==> flow/design.v <==
module FIR_low_pass_filter(
	input clk,
	input rst,
	input [7:0]FIR_IN,
	output reg [16:0]FIR_OUT
);
reg[7:0] delay_pipeline1;
reg[7:0] delay_pipeline2;
reg[7:0] delay_pipeline3;
reg[7:0] delay_pipeline4;
reg[7:0] delay_pipeline5;
reg[7:0] delay_pipeline6;
reg[7:0] delay_pipeline7;
reg[7:0] delay_pipeline8;
reg[7:0] delay_pipeline9;
wire[7:0] coeff1 = 8'd7;	 
wire[7:0] coeff2 = 8'd5;
wire[7:0] coeff3 = 8'd51;
wire[7:0] coeff4 = 8'd135;
wire[7:0] coeff5 = 8'd179;
wire[7:0] coeff6 = 8'd135;
wire[7:0] coeff7 = 8'd51;
wire[7:0] coeff8 = 8'd5;
wire[7:0] coeff9 = 8'd7;
reg signed [16:0] multi_data1 ; 
reg signed [16:0] multi_data2 ;
reg signed [16:0] multi_data3 ;
reg signed [16:0] multi_data4 ;
reg signed [16:0] multi_data5 ;
reg signed [16:0] multi_data6 ;
reg signed [16:0] multi_data7 ;
reg signed [16:0] multi_data8 ;
reg signed [16:0] multi_data9 ;
always@(posedge clk or negedge rst)
if(!rst)
begin
	delay_pipeline1 <= 8'b0 ;
	delay_pipeline2 <= 8'b0 ;
	delay_pipeline3 <= 8'b0 ;
	delay_pipeline4 <= 8'b0 ;
	delay_pipeline5 <= 8'b0 ;
	delay_pipeline6 <= 8'b0 ;
	delay_pipeline7 <= 8'b0 ;
	delay_pipeline8 <= 8'b0 ;
	delay_pipeline9 <= 8'b0 ;
end
else
begin
	delay_pipeline1 <= FIR_IN;
	delay_pipeline2 <= delay_pipeline1 ;
	delay_pipeline3 <= delay_pipeline2 ;
	delay_pipeline4 <= delay_pipeline3 ;
	delay_pipeline5 <= delay_pipeline4 ;
	delay_pipeline6 <= delay_pipeline5 ;
	delay_pipeline7 <= delay_pipeline6 ;
	delay_pipeline8 <= delay_pipeline7 ;
	delay_pipeline9 <= delay_pipeline8 ;
end
always@(posedge clk or negedge rst)  
	if(!rst)
		multi_data1 <= 17'b0 ;
	else
		multi_data1 <= delay_pipeline1*coeff1 ;
always@(posedge clk or negedge rst)  
	if(!rst)
		multi_data2 <= 17'b0 ;
	else
		multi_data2 <= delay_pipeline2*coeff2 ;
always@(posedge clk or negedge rst)  
	if(!rst)
		multi_data3 <= 17'b0 ;
	else
		multi_data3 <= delay_pipeline3*coeff3 ;
always@(posedge clk or negedge rst)  
	if(!rst)
		multi_data4 <= 17'b0 ;
	else
		multi_data4 <= delay_pipeline4*coeff4 ;
always@(posedge clk or negedge rst)  
	if(!rst)
		multi_data5 <= 17'b0 ;
	else
		multi_data5 <= delay_pipeline5*coeff5 ;
always@(posedge clk or negedge rst)  
	if(!rst)
		multi_data6 <= 17'b0 ;
	else
		multi_data6 <= delay_pipeline6*coeff6 ;
always@(posedge clk or negedge rst)  
	if(!rst)
		multi_data7 <= 17'b0 ;
	else
		multi_data7 <= delay_pipeline7*coeff7 ;
always@(posedge clk or negedge rst)  
	if(!rst)
		multi_data8 <= 17'b0 ;
	else
		multi_data8 <= delay_pipeline8*coeff8 ;
always@(posedge clk or negedge rst)  
	if(!rst)
		multi_data9 <= 17'b0 ;
	else
		multi_data9 <= delay_pipeline9*coeff9 ;
always@(posedge clk or negedge rst)
	if(!rst)
		FIR_OUT <= 16'b0 ;
	else
		FIR_OUT <= multi_data1 + multi_data2 + multi_data3 + multi_data4 +multi_data5 + multi_data6 + multi_data7 + multi_data8 + multi_data9 ;
endmodule
======== Tool chain data of FIR_low_pass_filter ========
The steps from the RTL of FIR_low_pass_filter to its reports follow in flow order.
Line numbers count from 1 in the design file above.
Cell names lack the library's common part.
The mark - stands for no value.
set-up
  design top .............................. FIR_low_pass_filter
  clock input ............................. clk
  standard-cell library ................... sky130hd
  timing corner ........................... tt_025C_1v80

======== After elaboration ========
Source: Yosys, flattened and elaborated, memories not mapped. Widths are those after wreduce; folded enables and synchronous resets count as part of the registers. Registers that Yosys merges into a memory's read port (data or address) are not register bits. Print and check cells do not count. Equal cells are merged and count once.
cells by class
  $mul .................................... 9
  add/subtract/negate cells ............... 8
operator list
  kind                                                          count
  8-bit by 8-bit multiplier with 16-bit output with constant B  3
  8-bit by 6-bit multiplier with 14-bit output with constant B  2
  8-bit by 3-bit multiplier with 11-bit output with constant B  4
  17-bit by 12-bit adder with 17-bit output                     2
  17-bit adder                                                  2
  15-bit by 16-bit adder with 17-bit output                     1
  17-bit by 15-bit adder with 17-bit output                     1
  12-bit by 14-bit adder with 15-bit output                     1
  11-bit by 11-bit adder with 12-bit output                     1
storage and ports
  word-level cells ........................ 36
  bits in registers ....................... 209

======== Depth ========
Yosys ltp: most cells in a row. Word level: on the elaborated netlist, between registers, memories and ports. Mapped: between sequential cells and ports; inverters and the memories' decode and read muxes count.
depth
  depth after elaboration ................. 8
  ABC_AREA ................................ 0
  mapped depth ............................ 17

======== Synthesis result ========
The flow's flattened synthesis, as Yosys stat reports it; memories are mapped. The netlist is that of the ABC_AREA named above (0 if unset); the other value can give another one.
cell types
  type      count  total area (sq um)
  dfrtp_1   199    4.98E+03
  fa_1      150    3002.88
  ha_1      239    2.99E+03
  inv_1     308    1.16E+03
  xnor2_1   64     560.538
  a21oi_1   59     295.283
  xor2_1    19     166.41
  a21o_1    22     165.158
  o21ai_0   31     155.149
  nor2_1    40     150.144
  nand2_1   28     105.101
  o21bai_1  13     97.594
  o21a_1    10     75.072
  nor2b_1   10     62.56
  a211oi_1  6      45.043
  nand2b_1  7      43.792
  nor3_1    7      35.034
  o21ai_1   7      35.034
Not listed: further types 30, cells in them 46.
synthesis totals
  flip-flop cells ......................... 199
  standard cells after synthesis .......... 1265
  buffers ................................. 1
  synthesis area .......................... 14521.4 sq um

======== Timing after synthesis ========
Source: OpenSTA report_checks on the synthesized netlist (no wires, ideal clock, input and output delay 20% of the period each), path of least setup slack; recovery checks are left aside. Register names are those of the netlist, which keeps one name where synthesis merged equal registers.
timing path post-synthesis
  path type ............................... flip-flop to flip-flop
  start ................................... reg multi_data1[2]
  end ..................................... reg FIR_OUT[16]
  arrival time ............................ 4.169 ns
  delay of the path ....................... 4.294 ns
  time at the first pin ................... 0.000 ns
  clock period ............................ 7.0 ns
  path slack .............................. 2.705 ns
  required time ........................... 6.875 ns
  stages .................................. 18
  synthesis period reached ................ 4.295 ns
"delay of the path" = arrival - input delay + setup time.
"stages": output pins that drive a net of the path, with the launching flip-flop's if there is one; two outputs of one cell count as two.
"synthesis period reached" = period - worst setup slack (recovery checks aside). The figure is calculated, with input and output delays left at 20% of the set period.
The rows between start and end are the longest chain of elaborated cells between them; the timing report does not say that the signal goes this way. Where chains are equally long, one stands for them.
A line is the first line of the expression or statement that the cell stems from. Yosys adds cells for indexed reads and writes and turns some case tables into memories.
between the ends, post-synthesis
  cell sequence ........................... dfrtp_1 inv_1 fa_1 inv_1 fa_1 fa_1 inv_1 fa_1 inv_1 ha_1 inv_1 fa_1 nor2b_4 o31a_1 o41ai_4 or2_4 a41o_1 xnor2_1
  cells in the longest elaborated chain ... 8
  elaborated cells on any way between the ends .. 8
  those cells by class .................... 8 x add/sub
RTL lines, path post-synthesis
  element                                       RTL line  text
  from (assign)                                 61        multi_data1 <= 17'b0 ;
  from (assign)                                 63        multi_data1 <= delay_pipeline1*coeff1 ;
  11-bit by 11-bit adder with 12-bit output     108       FIR_OUT <= multi_data1 + multi_data2 + multi_data3 + multi_data4 +multi_data5 + multi_data6 + multi_data7 + mu ...
  12-bit by 14-bit adder with 15-bit output     108
  15-bit by 16-bit adder with 17-bit output     108
  17-bit adder x2                               108
  17-bit by 15-bit adder with 17-bit output     108
  17-bit by 12-bit adder with 17-bit output x2  108
  to (assign)                                   106       FIR_OUT <= 16'b0 ;
  to (assign)                                   108
  to (decl)                                     5         output reg [16:0]FIR_OUT

======== Timing after layout ========
From the final timing report of job 1: the path of least setup slack in the routed layout; clock arrival at registers is part of the times.
timing path post-layout
  path type ............................... flip-flop to flip-flop
  start ................................... reg (name not given)
  end ..................................... reg FIR_OUT[14]
  stages .................................. 18
  clock period ............................ 7.0 ns
  time at the first pin ................... 0.43 ns
  required time ........................... 7.28 ns
  arrival time ............................ 5.13 ns
  path slack .............................. 2.14 ns
between the ends, post-layout
  cell sequence ........................... dfrtp_1 inv_1 fa_1 inv_1 fa_1 fa_1 inv_1 fa_1 inv_1 ha_1 inv_1 fa_1 nor2b_4 o31a_1 o41ai_4 or2_4 nor2_1 a211oi_1
RTL lines, path post-layout
  element      RTL line  text
  to (assign)  106       FIR_OUT <= 16'b0 ;
  to (assign)  108       FIR_OUT <= multi_data1 + multi_data2 + multi_data3 + multi_data4 +multi_data5 + multi_data6 + multi_data7 + mu ...
  to (decl)    5         output reg [16:0]FIR_OUT
Chain of elaborated cells between the ends: none given.

--- measured runs ---
Flow measurements of FIR_low_pass_filter on sky130hd: 3 stored runs with different settings, listed in no order. Input and output delays are each 20% of the period that was set; the output load is 0.01 pF.
"allowed time less slack (worst setup path)": the worst setup path's part of the clock period (all of it between registers, 20% less for each end at a port) less its slack. A launch clock that arrives late makes it longer, a capture clock that arrives late makes it shorter.

---- job 1 ----
settings
  CELL_PAD_IN_SITES_GLOBAL_PLACEMENT = 0
  CTS_CLUSTER_SIZE = 94
  GPL_TIMING_DRIVEN = 0
  SETUP_SLACK_MARGIN = 1.49
  period_ns = 7.0
  CAP_MARGIN = 20
  CORE_MARGIN = 2
  CORE_UTILIZATION = 40
  SLEW_MARGIN = 20
results
  netlist area reported by Yosys .......... 14521.4 sq um
  area of the die ......................... 37843.9 sq um
  standard-cell area after routing ........ 15960.3 sq um
  utilization after routing ............... 44.8 %
  worst setup slack after layout .......... 2.142 ns
  setup total negative slack .............. 0.000 ns
  allowed time less slack (worst setup path) .. 4.86 ns
  class of the worst setup path ........... flip-flop to flip-flop

---- job 2 ----
settings
  CELL_PAD_IN_SITES_GLOBAL_PLACEMENT = 2
  CTS_CLUSTER_SIZE = 75
  SETUP_SLACK_MARGIN = 1.49
  period_ns = 7.0
  CAP_MARGIN = 20
  CORE_MARGIN = 2
  CORE_UTILIZATION = 40
  SLEW_MARGIN = 20
results
  netlist area reported by Yosys .......... 14521.4 sq um
  area of the die ......................... 37843.9 sq um
  standard-cell area after routing ........ 15972.8 sq um
  utilization after routing ............... 44.8 %
  worst setup slack after layout .......... 2.397 ns
  setup total negative slack .............. 0.000 ns
  allowed time less slack (worst setup path) .. 4.60 ns
  class of the worst setup path ........... flip-flop to flip-flop

---- job 3 ----
settings
  CAP_MARGIN = 5
  CELL_PAD_IN_SITES_GLOBAL_PLACEMENT = 0
  CORE_MARGIN = 5
  CTS_CLUSTER_DIAMETER = 304
  CTS_CLUSTER_SIZE = 94
  GPL_ROUTABILITY_DRIVEN = 1
  GPL_TIMING_DRIVEN = 1
  HOLD_SLACK_MARGIN = -0.08
  MAX_ROUTING_LAYER = met5
  SETUP_SLACK_MARGIN = 1.54
  SLEW_MARGIN = 10
  period_ns = 7.0
  CORE_UTILIZATION = 40
results
  netlist area reported by Yosys .......... 14521.4 sq um
  area of the die ......................... 40214.3 sq um
  standard-cell area after routing ........ 15934.0 sq um
  utilization after routing ............... 44.6 %
  worst setup slack after layout .......... 2.487 ns
  setup total negative slack .............. 0.000 ns
  allowed time less slack (worst setup path) .. 4.51 ns
  class of the worst setup path ........... flip-flop to flip-flop
--- end ---
